==> flow/design.v <==
module adc_mul                   
(
    input  logic         clk_i,                                                
    input  logic         rst_i,                                                
    input  logic [11:0]  x_i,                                                  
    input  logic [11:0]  y_i,                                                  
    input  logic [11:0]  z_i,                                                  
    output logic [11:0]  fp_o                                                  
); 
    logic [31:0]    x_fp;                                                        
    logic [31:0]    y_fp;                                                        
    logic [31:0]    z_fp;                                                        
    logic [31:0]    mul_o_fp;                                                    
    logic [31:0]    div_o_fp;                                                    
    logic [31:0]    x_ffp;                                                       
    fixed_to_float converter1 (	
								.clk_i	    (clk_i) ,
								.rst_i	    (rst_i) ,
                                .fixed_in   (x_i)  ,
                                .float_out  (x_fp)  
                               );    
    fixed_to_float converter2 (
	 							.clk_i	    (clk_i) ,
								.rst_i	    (rst_i) ,
                                .fixed_in   (y_i)   ,
                                .float_out  (y_fp)  
                              );
    fixed_to_float converter3 (
	 							.clk_i      (clk_i) ,
								.rst_i		(rst_i) ,
                                .fixed_in   (z_i)   ,
                                .float_out  (z_fp)  
                              );
    qdiv_f div1 (
		.clk_i		    (clk_i)		    ,
		.rst_i			(rst_i)		    ,
        .a_i            (y_fp)          ,
        .b_i            (z_fp)          ,
        .result_o       (div_o_fp)
    );
    always_ff @( posedge clk_i or posedge rst_i ) begin 
        if(rst_i)begin
            x_ffp <= '0;
        end
        else  begin
            x_ffp <= x_fp;
        end
    end    
    qmul_f mul1 (
		.clk_i 	    	(clk_i)			,
		.rst_i   		(rst_i)		    ,
        .a_i            (x_ffp)         ,
        .b_i            (div_o_fp)      ,
        .result_o       (mul_o_fp)
    );
    float_to_fixed converter4 (	
								.clk_i 		    (clk_i)		     ,
								.rst_i			(rst_i)			 ,
                                .float_input    (mul_o_fp)       ,
                                .fixed_out      (fp_o)
                              );
endmodule
module fixed_to_float ( 
                            input  logic        clk_i       ,
                            input  logic        rst_i       ,
                            input  logic [11:0] fixed_in    ,                                    
                            output logic [31:0] float_out                                        
                      );
    logic [7:0]  exponent;                                                                       
    logic [22:0] mantissa;                                                                       
    logic [11:0] temp_fixed;                                                                     
    logic [4:0]  leading_zeros;                                                                  
    always_comb begin
        temp_fixed = 12'b0;         
        leading_zeros = 5'b0;
        exponent = 8'b0;
        mantissa = 23'b0;
        if (fixed_in == 12'b0) begin
            leading_zeros = 5'd12;                                                                 
        end else begin
    if (fixed_in[11:6] != 6'b000000) begin
        if (fixed_in[11:9] != 3'b000)
            leading_zeros = (fixed_in[11]) ? 5'd0 : (fixed_in[10]) ? 5'd1 : 5'd2;
        else
            leading_zeros = (fixed_in[8]) ? 5'd3 : (fixed_in[7]) ? 5'd4 : 5'd5;
    end else begin
        if (fixed_in[5:3] != 3'b000)
            leading_zeros = (fixed_in[5]) ? 5'd6 : (fixed_in[4]) ? 5'd7 : 5'd8;
        else
            leading_zeros = (fixed_in[2]) ? 5'd9 : (fixed_in[1]) ? 5'd10 : 5'd11;
    end
        end
        if (fixed_in != 0) begin
            exponent = 8'd127 + (5'd11 - leading_zeros);
            temp_fixed = fixed_in << leading_zeros;                                            
            mantissa = temp_fixed[10:0] << 23'd12;    
        end
    end
    always_ff @( posedge clk_i or posedge rst_i ) begin 
        if  (rst_i) begin
            float_out <= 32'b0;
        end
        else  begin
            float_out <=  {1'b0, exponent, mantissa};                                                   
        end
    end
endmodule
 module qdiv_f #(
    parameter I = 9,
    parameter F = 23,
    parameter bias = 8'd127
)
(
    input  logic             clk_i,
    input  logic             rst_i,
    input  logic [(I+F-1):0] a_i,                                                
    input  logic [(I+F-1):0] b_i,                                                
    output logic [(I+F-1):0] result_o                                            
);
    logic                 sign_a;
    logic   [(I-2):0]     exp_a;
    logic   [(F-1):0]     mant_a;
    logic   [F:0]         mant_a_extended;
    logic                 sign_b;
    logic   [(I-2):0]     exp_b;
    logic   [(F-1):0]     mant_b;
    logic   [F:0]         mant_b_extended;
    logic                 result_sign;
    logic   [(I-2):0]     exp_diff;
    logic   [(2*F)+1:0]   mant_quotient;                                         
    logic   [(F-1):0]     result_mant;
    logic   [(I-2):0]     result_exp;
    logic   [(I+F-1):0]   result;
    logic   [(I+F-1):0] zero_result, infinity_result, NaN;
    assign zero_result     = {result_sign, 31'b0};                               
    assign infinity_result = {result_sign, 8'b11111111, 23'b0};                  
    assign NaN             = 32'h7FC00000;                                       
    assign sign_a          = a_i[(I+F-1)];
    assign exp_a           = a_i[(I+F-2):F];
    assign mant_a          = a_i[(F-1):0];
    assign mant_a_extended = (exp_a == 0) ? {1'b0, mant_a} : {1'b1, mant_a};
    assign sign_b          = b_i[(I+F-1)];
    assign exp_b           = b_i[(I+F-2):F];
    assign mant_b          = b_i[(F-1):0];
    assign mant_b_extended = (exp_b == 0) ? {1'b0, mant_b} : {1'b1, mant_b};
    assign result_sign = sign_a ^ sign_b;
    always_comb begin
        exp_diff = '0;
        mant_quotient = '0;                                        
        result_mant = '0;
        result_exp = '0;
        if (exp_a == 0 && mant_a == 0 && exp_b == 0 && mant_b == 0) begin
            result = NaN;
        end else if (exp_a == 0 && mant_a == 0) begin
            result = zero_result;
        end else if (exp_b == 0 && mant_b == 0) begin
            result = infinity_result;
        end else if (exp_a == 8'b11111111 || exp_b == 8'b11111111) begin
            if (exp_a == 8'b11111111 && exp_b == 8'b11111111) begin
                result = NaN;                                                    
            end else begin
                result = infinity_result;                                        
            end
        end else begin
            exp_diff = exp_a - exp_b + bias;
            mant_quotient = {mant_a_extended, {(F+1){1'b0}}} / mant_b_extended;    
            if (mant_quotient[F+1]) begin
                result_mant = mant_quotient[F:1];                                
                result_exp = exp_diff;                                           
            end else begin
                result_mant = mant_quotient[F-1:0];                              
                result_exp = exp_diff - 8'd1;                                    
            end
            if (result_exp >= 8'b11111111) begin         
                result = infinity_result;                                        
            end else if (result_exp <= 0) begin     
                result = zero_result;                                            
            end else begin
                result = {result_sign, result_exp, result_mant};                 
            end
        end
    end
    always_ff @( posedge clk_i or posedge rst_i ) begin 
        if (rst_i) begin
            result_o    <=   '0;            
        end
        else begin
            result_o    <=   result;
        end
    end
endmodule
module qmul_f #(
    parameter I     = 9,                                                                                            
    parameter F     = 23,                                                                                           
    parameter bias  = 8'd127                                                                                           
)(
    input  logic             clk_i,                                                                                 
    input  logic             rst_i,
    input  logic [(I+F-1):0] a_i,                                                                                   
    input  logic [(I+F-1):0] b_i,                                                                                   
    output logic [(I+F-1):0] result_o                                                                               
);
    logic sign_a;
    logic [(I-2):0] exp_a;
    logic [(F-1):0] mant_a;
    logic [F:0]     mant_a_extended;
    logic sign_b;
    logic [(I-2):0] exp_b;
    logic [(F-1):0] mant_b;
    logic [F:0]     mant_b_extended;
    logic               result_sign;
    logic [(I-2):0]     exp_sum;                                                                                     
    logic [(F*2)+1:0]   mant_product;                                                                                
    logic [(F-1):0]     result_mant;
    logic [(I-2):0]     result_exp;
    logic [(I+F-1):0]   result;
    logic [(I+F-1):0] zero_result, infinity_result, NaN;
    assign zero_result     = {1'b0, {(I+F-1){1'b0}}};                                                                
    assign infinity_result = {1'b0, 8'b11111111, {F{1'b0}}};                                                        
    assign NaN             = {1'b0, 8'b11111111, 23'b10000000};                                                      
    assign sign_a          = a_i[(I+F-1)];
    assign exp_a           = a_i[(I+F-2):F];
    assign mant_a          = a_i[(F-1):0];
    assign mant_a_extended = (exp_a == 0) ? {1'b0, mant_a} : {1'b1, mant_a};                                         
    assign sign_b          = b_i[(I+F-1)];
    assign exp_b           = b_i[(I+F-2):F];
    assign mant_b          = b_i[(F-1):0];
    assign mant_b_extended = (exp_b == 0) ? {1'b0, mant_b} : {1'b1, mant_b};                                         
    assign result_sign = sign_a ^ sign_b;
    always_comb begin
        exp_sum = '0;
        mant_product = '0;
        result_mant = '0;
        result_exp = '0;
        if ((exp_a == 0 && mant_a == 0) || (exp_b == 0 && mant_b == 0)) begin
            result = zero_result;                                                                                    
        end 
        else if ((exp_a == 8'b11111111 && mant_a == 0) || (exp_b == 8'b11111111 && mant_b == 0)) begin
            result = infinity_result;                                                                                
        end 
        else if ((exp_a == 8'b11111111 && mant_a != 0) || (exp_b == 8'b11111111 && mant_b != 0)) begin
            result = NaN;                                                                                            
        end 
        else begin
            exp_sum = exp_a + exp_b - bias;
            mant_product = mant_a_extended * mant_b_extended;
            if (mant_product[(2*F) + 1]) begin
                result_mant = mant_product[(2*F):(F+1)];                                                               
                result_exp = exp_sum + 8'd1;                                                                            
            end 
            else begin
                result_mant = mant_product[(2*F)-1:F];                                                               
                result_exp = exp_sum;                                                                                
            end
            if (result_exp >= 8'b11111111) begin
                result = infinity_result;                                                                            
            end 
            else if (result_exp <= 0) begin
                result = zero_result;                                                                                
            end 
            else begin
                result = {result_sign, result_exp, result_mant};                                                     
            end
        end
    end
    always_ff @( posedge clk_i or posedge rst_i ) begin
        if (rst_i) 
            result_o    <=   '0;
        else
            result_o    <=   result;
    end 
endmodule
module float_to_fixed
(
    input   logic        clk_i,
    input   logic        rst_i,
    input   logic [31:0] float_input,                                                                         
    output  logic [11:0] fixed_out                                                                            
);
    logic        sign;
    logic [7:0]  exponent;
    logic [23:0] mantissa;
    logic [23:0] temp_fixed;                                                                                  
    logic [7:0]  exponent_bias;                                                                               
    logic [8:0]  actual_exponent;
    logic [11:0] fixed_output;
    always_comb begin
        actual_exponent = 9'b0;
        exponent_bias = 8'd127;
        sign        = float_input[31];                                                                      
        exponent    = float_input[30:23];
        mantissa    = {1'b1, float_input[22:0]};                                                              
        temp_fixed  = 24'b0;
        if (exponent < exponent_bias) begin
            fixed_output = 12'b0;
        end else if (exponent == 8'hFF) begin
            fixed_output = (float_input[22:0] == 23'b0) ? 12'b111111111111 : 12'b000000000000;                        
        end else begin
            actual_exponent = exponent - exponent_bias;
            if (actual_exponent < 0 && sign == 1'b1 ) begin                                                                   
                fixed_output = 12'b0;                                                                        
            end else if (actual_exponent >= 12) begin                                                        
                fixed_output    = 12'b111111111111;                                                             
            end else begin                                                                                   
                temp_fixed = mantissa >> (9'd23 - actual_exponent);                                          
                fixed_output = temp_fixed[11:0];                                                             
            end
        end
    end
    always_ff @( posedge clk_i or posedge rst_i ) begin
        if (rst_i) begin
            fixed_out     <=   12'b0;
        end
        else begin
            fixed_out     <=   fixed_output;
        end        
    end
endmodule
* Tool chain data of adc_mul *
Tool output for the design above, in the order of the flow.
Line numbers count from 1 in the design file above.
Library cell names are shortened.
Not given: -

set-up
  top = adc_mul
  clock input = clk_i
  cell library = sky130hd
  corner = tt_025C_1v80

* Word level *
Yosys after proc, flatten, opt, wreduce and memory -nomap, before mapping. Enables and synchronous resets that opt folds into registers are not counted as muxes. Memory bits, and registers merged into a memory's read port (data or address), are not among the register bits. Print and check cells are not counted. Equal cells are merged and count once.

cells by class
  add/subtract/negate cells = 14
  $mul = 1
  equality and inequality tests = 5
  shifts and indexed selects = 4
  multiplexer cells = 74
  reductions and logical operators = 42
  $lt $le $gt $ge = 7
  divide/modulo/power cells = 1

operator list
  cell                                                                       number
  24-bit by 24-bit multiplier with 48-bit output                             1
  48-bit by 24-bit divider with 48-bit output                                1
  32-bit two-way mux                                                         10
  23-bit two-way mux                                                         6
  5-bit two-way mux                                                          24
  23-bit zero test                                                           5
  8-bit two-way mux                                                          12
  24-bit two-way mux                                                         4
  12-bit two-way mux                                                         5
  23-bit nonzero test                                                        2
  8-bit equality test with constant B                                        5
  12-bit by 5-bit << shifter with 11-bit output                              3
  12-bit zero test                                                           3
  12-bit nonzero test                                                        3
  8-bit zero test                                                            4
  31-bit two-way mux                                                         1
  24-bit by 9-bit right shift with 12-bit output                             1
  7-bit by 8-bit adder with 8-bit output with constant A                     3
  3-bit nonzero test                                                         6
  4-bit by 5-bit subtractor with 6-bit output with constant A                3
  6-bit nonzero test                                                         3
  8-bit by 1-bit less-or-equal comparator with 1-bit output with constant B  2
  8-bit >= comparator with constant B                                        2
  1-bit logical AND                                                          12
  4-bit two-way mux                                                          3
  5-bit by 9-bit subtractor with 9-bit output with constant A                1
  8-bit by 7-bit subtractor with 9-bit output with constant B                1
  9-bit by 1-bit < comparator with 1-bit output with constant B              1

Other operator kinds: 11; their cells: 21.

bit counts
  word-level cells = 155
  register bits = 200
  input port bits = 38
  output and inout port bits = 12

* Longest topological paths *
Longest topological path by Yosys (ltp), each cell counted once; first at word level (registers and memories cut), then after technology mapping (sequential cells cut; the memories' decode and read muxes count).

depth
  depth after elaboration = 15
  ABC_AREA = 0
  mapped depth = 575
  gate-level depth less buffers = 520

* Netlist *
The flow's flattened synthesis, as Yosys stat reports it; memories are mapped. The netlist is that of the ABC_AREA named above (0 if unset); the other value can give another one.
Totals and module areas in this step are rounded.

synthesis totals
  chip area (Yosys) = 49700 um^2
  flip-flops = 146
  cells in the netlist = 6465
  buffers = 235
  area of sequential cells = 3650 um^2

cells by type
  cell      number  area in all (um^2)
  ha_1      542     6.78E+03
  fa_1      223     4.46E+03
  dfrtp_1   146     3.65E+03
  nor2_1    592     2.22E+03
  nand2_1   567     2.13E+03
  a21oi_1   410     2.05E+03
  xnor2_1   211     1.85E+03
  o21ai_0   309     1.55E+03
  inv_1     401     1.51E+03
  o21a_1    177     1.33E+03
  a21o_1    166     1.25E+03
  nor3_1    230     1.15E+03
  xor2_1    126     1.1E+03
  and2_1    172     1.08E+03
  mux2i_1   100     1000.96
  nand3_1   183     915.878
  mux2_2    79      889.603
  nand2b_1  97      606.832

Not listed: further types 168, cells in them 1734.
By module: a second synthesis without flattening, with its own total; a netlist apart from the flattened one above.

second synthesis, totals
  cells (unflattened synthesis) = 11989
  area total of the unflattened synthesis = 87700 um^2

Rows give one instance, submodules left out.

by module
  module          sequential area (um^2)  area (um^2)  cells  times used
  qdiv_f          801                     60400        8962   1
  qmul_f          801                     20400        2331   1
  fixed_to_float  450                     1340         149    3
  float_to_fixed  300                     2100         216    1
  adc_mul         801                     805          33     1

* Timing after synthesis *
Source: OpenSTA report_checks on the synthesized netlist (no wires, ideal clock, input and output delay 20% of the period each), path of least setup slack; recovery checks are left aside. Register names are those of the netlist, which keeps one name where synthesis merged equal registers.

timing path after synthesis
  kind = register to register
  start point = register converter3.float_out[12]
  end point = register div1.result_o[0]
  driving pins on the path = 552
  clock period = 95.0 ns
  library setup time = 0.124 ns
  time at the first pin = 0.000 ns
  arrival time = 100.466 ns
  buffers on the path = 59
  path slack = -5.589 ns
  data required time = 94.876 ns
  delay of the path = 100.590 ns
  synthesis period reached = 100.589 ns

"delay of the path" is the arrival time less input delay plus setup time.
"driving pins on the path" counts driving pins, that of a launching flip-flop among them; a cell with two outputs on the path counts twice.
"synthesis period reached" is the clock period less the worst setup slack; recovery checks do not enter. This is arithmetic on one report: input and output delays are still those of the set period (20% each).
Between the ends stands the longest chain of elaborated cells between them, by number of cells; it is not shown to be the way that was timed. Of several equally long chains one is given.
Each line given opens the expression or statement behind the cell; cells for indexed reads and writes are added by Yosys, which also makes memories of some case tables.

on the way, after synthesis
  cells stage by stage = dfrtp_1 > clkbuf_1 > clkinv_1 > clkbuf_1 > clkbuf_1 > clkbuf_1 > ha_1 > a21oi_1 > ha_1 > o21a_1 > a211oi_1 > o22a_1 > ha_1 > a21oi_1 > a21oi_1 > nand2_1 > mux2_2 > ha_1 > [... 516 more ...] > o21ai_0 > or2b_2 > nor2_1 > and3_4 > nand4_1 > buf_6 > mux2_1 > ha_1 > a21o_1 > a21o_1 > a211oi_1 > o21ai_0 > nor4_1 > nand3_1 > nor4_1 > o2111ai_1 > a2111o_1 > o31a_1
  cells in the longest elaborated chain = 14
  elaborated cells on any way between the ends = 19
  those cells by class = div (1); compare (2); mux (13); reduce/logical (3)

RTL lines, path after synthesis
  element                                                    RTL line  RTL
  from (decl)                                                67        output logic [31:0] float_out
  from (assign)                                              101       float_out <= 32'b0;
  from (assign)                                              104       float_out <=  {1'b0, exponent, mantissa};
  24-bit two-way mux                                         145       assign mant_b_extended = (exp_b == 0) ? {1'b0, mant_b} : {1'b1, mant_b};
  48-bit by 24-bit divider with 48-bit output                166       mant_quotient = {mant_a_extended, {(F+1){1'b0}}} / mant_b_extended;
  8-bit two-way mux                                          167       if (mant_quotient[F+1]) begin
  8-bit two-way mux                                          158       end else if (exp_a == 8'b11111111 || exp_b == 8'b11111111) begin
  8-bit two-way mux                                          156       end else if (exp_b == 0 && mant_b == 0) begin
  8-bit two-way mux                                          154       end else if (exp_a == 0 && mant_a == 0) begin
  8-bit two-way mux                                          152       if (exp_a == 0 && mant_a == 0 && exp_b == 0 && mant_b == 0) begin
  8-bit by 1-bit less-or-equal comparator with 1-bit output  176       end else if (result_exp <= 0) begin
  31-bit two-way mux                                         176
  32-bit two-way mux                                         174       if (result_exp >= 8'b11111111) begin
  32-bit two-way mux                                         158
  32-bit two-way mux                                         156
  32-bit two-way mux                                         154
  32-bit two-way mux                                         152
  to (assign)                                                185       result_o    <=   '0;
  to (assign)                                                188       result_o    <=   result;
  to (decl)                                                  118       output logic [(I+F-1):0] result_o

* Timing after layout *
Path of least setup slack in the final report of entry A (OpenROAD, finished layout, wires in). Where an end is a register, its clock arrival counts in the times.

timing path post-layout
  kind = register to register
  start point = register converter3.float_out[12]
  end point = register div1.result_o[0]
  arrival time = 114.89 ns
  driving pins on the path = 507
  library setup time = 0.12 ns
  path slack = 38.48 ns
  buffers on the path = 12
  time at the first pin = 0.48 ns
  clock period = 153.0 ns
  data required time = 153.36 ns

Between the ends stands the longest chain of elaborated cells between them, by number of cells; it is not shown to be the way that was timed. Of several equally long chains one is given.

on the way, post-layout
  cells stage by stage = dfrtp_2 > buf_4 > inv_2 > ha_1 > a21oi_1 > ha_1 > o21a_1 > nor2_1 > o31ai_1 > nand2_1 > ha_1 > o211ai_1 > a21oi_1 > nand2_1 > mux2_2 > ha_1 > or3_1 > o22ai_1 > [... 471 more ...] > o21a_1 > o21ai_0 > or2b_2 > nor2_1 > and3_4 > nand4_1 > mux2_1 > ha_1 > a21o_1 > a21o_1 > a211oi_1 > o21ai_0 > nor4_1 > nand3_1 > nor4_1 > o2111ai_1 > a2111o_1 > o31a_1
  cells in the longest elaborated chain = 14
  elaborated cells on any way between the ends = 19
  those cells by class = div (1); compare (2); mux (13); reduce/logical (3)

RTL lines, path post-layout
  element                                                    RTL line  RTL
  from (decl)                                                67        output logic [31:0] float_out
  from (assign)                                              101       float_out <= 32'b0;
  from (assign)                                              104       float_out <=  {1'b0, exponent, mantissa};
  24-bit two-way mux                                         145       assign mant_b_extended = (exp_b == 0) ? {1'b0, mant_b} : {1'b1, mant_b};
  48-bit by 24-bit divider with 48-bit output                166       mant_quotient = {mant_a_extended, {(F+1){1'b0}}} / mant_b_extended;
  8-bit two-way mux                                          167       if (mant_quotient[F+1]) begin
  8-bit two-way mux                                          158       end else if (exp_a == 8'b11111111 || exp_b == 8'b11111111) begin
  8-bit two-way mux                                          156       end else if (exp_b == 0 && mant_b == 0) begin
  8-bit two-way mux                                          154       end else if (exp_a == 0 && mant_a == 0) begin
  8-bit two-way mux                                          152       if (exp_a == 0 && mant_a == 0 && exp_b == 0 && mant_b == 0) begin
  8-bit by 1-bit less-or-equal comparator with 1-bit output  176       end else if (result_exp <= 0) begin
  31-bit two-way mux                                         176
  32-bit two-way mux                                         174       if (result_exp >= 8'b11111111) begin
  32-bit two-way mux                                         158
  32-bit two-way mux                                         156
  32-bit two-way mux                                         154
  32-bit two-way mux                                         152
  to (assign)                                                185       result_o    <=   '0;
  to (assign)                                                188       result_o    <=   result;
  to (decl)                                                  118       output logic [(I+F-1):0] result_o

Wiki page: adc_mul / flow data

Stored flow runs of adc_mul (5 of them; Yosys, OpenROAD, sky130hd). They differ in their settings and are not a sequence. Constraints: input delay and output delay 20% of the set period each, output load 0.01 pF.
"achieved clock period" = clock period - worst setup slack. The figure is calculated, with input and output delays left at 20% of the set period.
"worst setup path time" = time allowed to the worst setup path (clock period - input delay - output delay, where it has them) - its slack; a late launch clock adds to it, a late capture clock takes from it.
Values from the reports are rounded here.
Settings: - = not set for that run.
A result given as - is not shown for that run.

setting or result                              entry A               entry B               entry C  entry D               entry E
ABC_AREA                                       0                     -                     -        1                     1
CAP_MARGIN                                     0                     20                    20       20                    20
CELL_PAD_IN_SITES_DETAIL_PLACEMENT             1                     -                     -        -                     1
CORE_ASPECT_RATIO                              1.28                  -                     -        -                     1.48
CORE_UTILIZATION                               18                    40                    59       40                    18
CTS_CLUSTER_DIAMETER                           127                   -                     244      127                   -
CTS_CLUSTER_SIZE                               75                    -                     -        -                     61
GPL_ROUTABILITY_DRIVEN                         0                     -                     -        -                     0
HOLD_SLACK_MARGIN                              0.27                  -                     -        0.19                  -
MAX_ROUTING_LAYER                              met5                  -                     -        -                     -
MIN_ROUTING_LAYER                              met2                  -                     -        -                     met2
PLACE_DENSITY_LB_ADDON                         0.27                  -                     0.05     -                     0.06
SLEW_MARGIN                                    0                     20                    20       20                    0
TNS_END_PERCENT                                30                    -                     20       -                     -
period_ns                                      153.0                 91.8                  62.8     95.0                  117.0
CORE_MARGIN                                    2                     2                     2        2                     8
CELL_PAD_IN_SITES_GLOBAL_PLACEMENT             -                     -                     3        -                     -
GPL_TIMING_DRIVEN                              -                     -                     0        -                     0
SETUP_SLACK_MARGIN                             -                     -                     0.92     -                     -2.0
achieved clock period (ns)                     114.525               88.994                -        85.129                106.321
worst setup slack after layout (ns)            38.5                  2.81                  -        9.87                  10.7
standard-cell area of the final layout (um^2)  54600                 56800                 -        56000                 60300
total die area (um^2)                          280000                127000                -        137000                317000
worst setup path time (ns)                     114.52                88.99                 -        85.13                 106.32
worst setup path kind                          register to register  register to register  -        register to register  register to register
setup TNS (ns)                                 0.000                 0.000                 -        0.000                 0.000
smallest hold slack (ns)                       0.332                 0.336                 -        0.343                 0.349
mapped cell area after synthesis (um^2)        49700                 49700                 -        53700                 53700
utilization of the finished layout (%)         19.8                  46.0                  -        42.0                  20.3

Entry C: incomplete, placement halted on FLW-0024
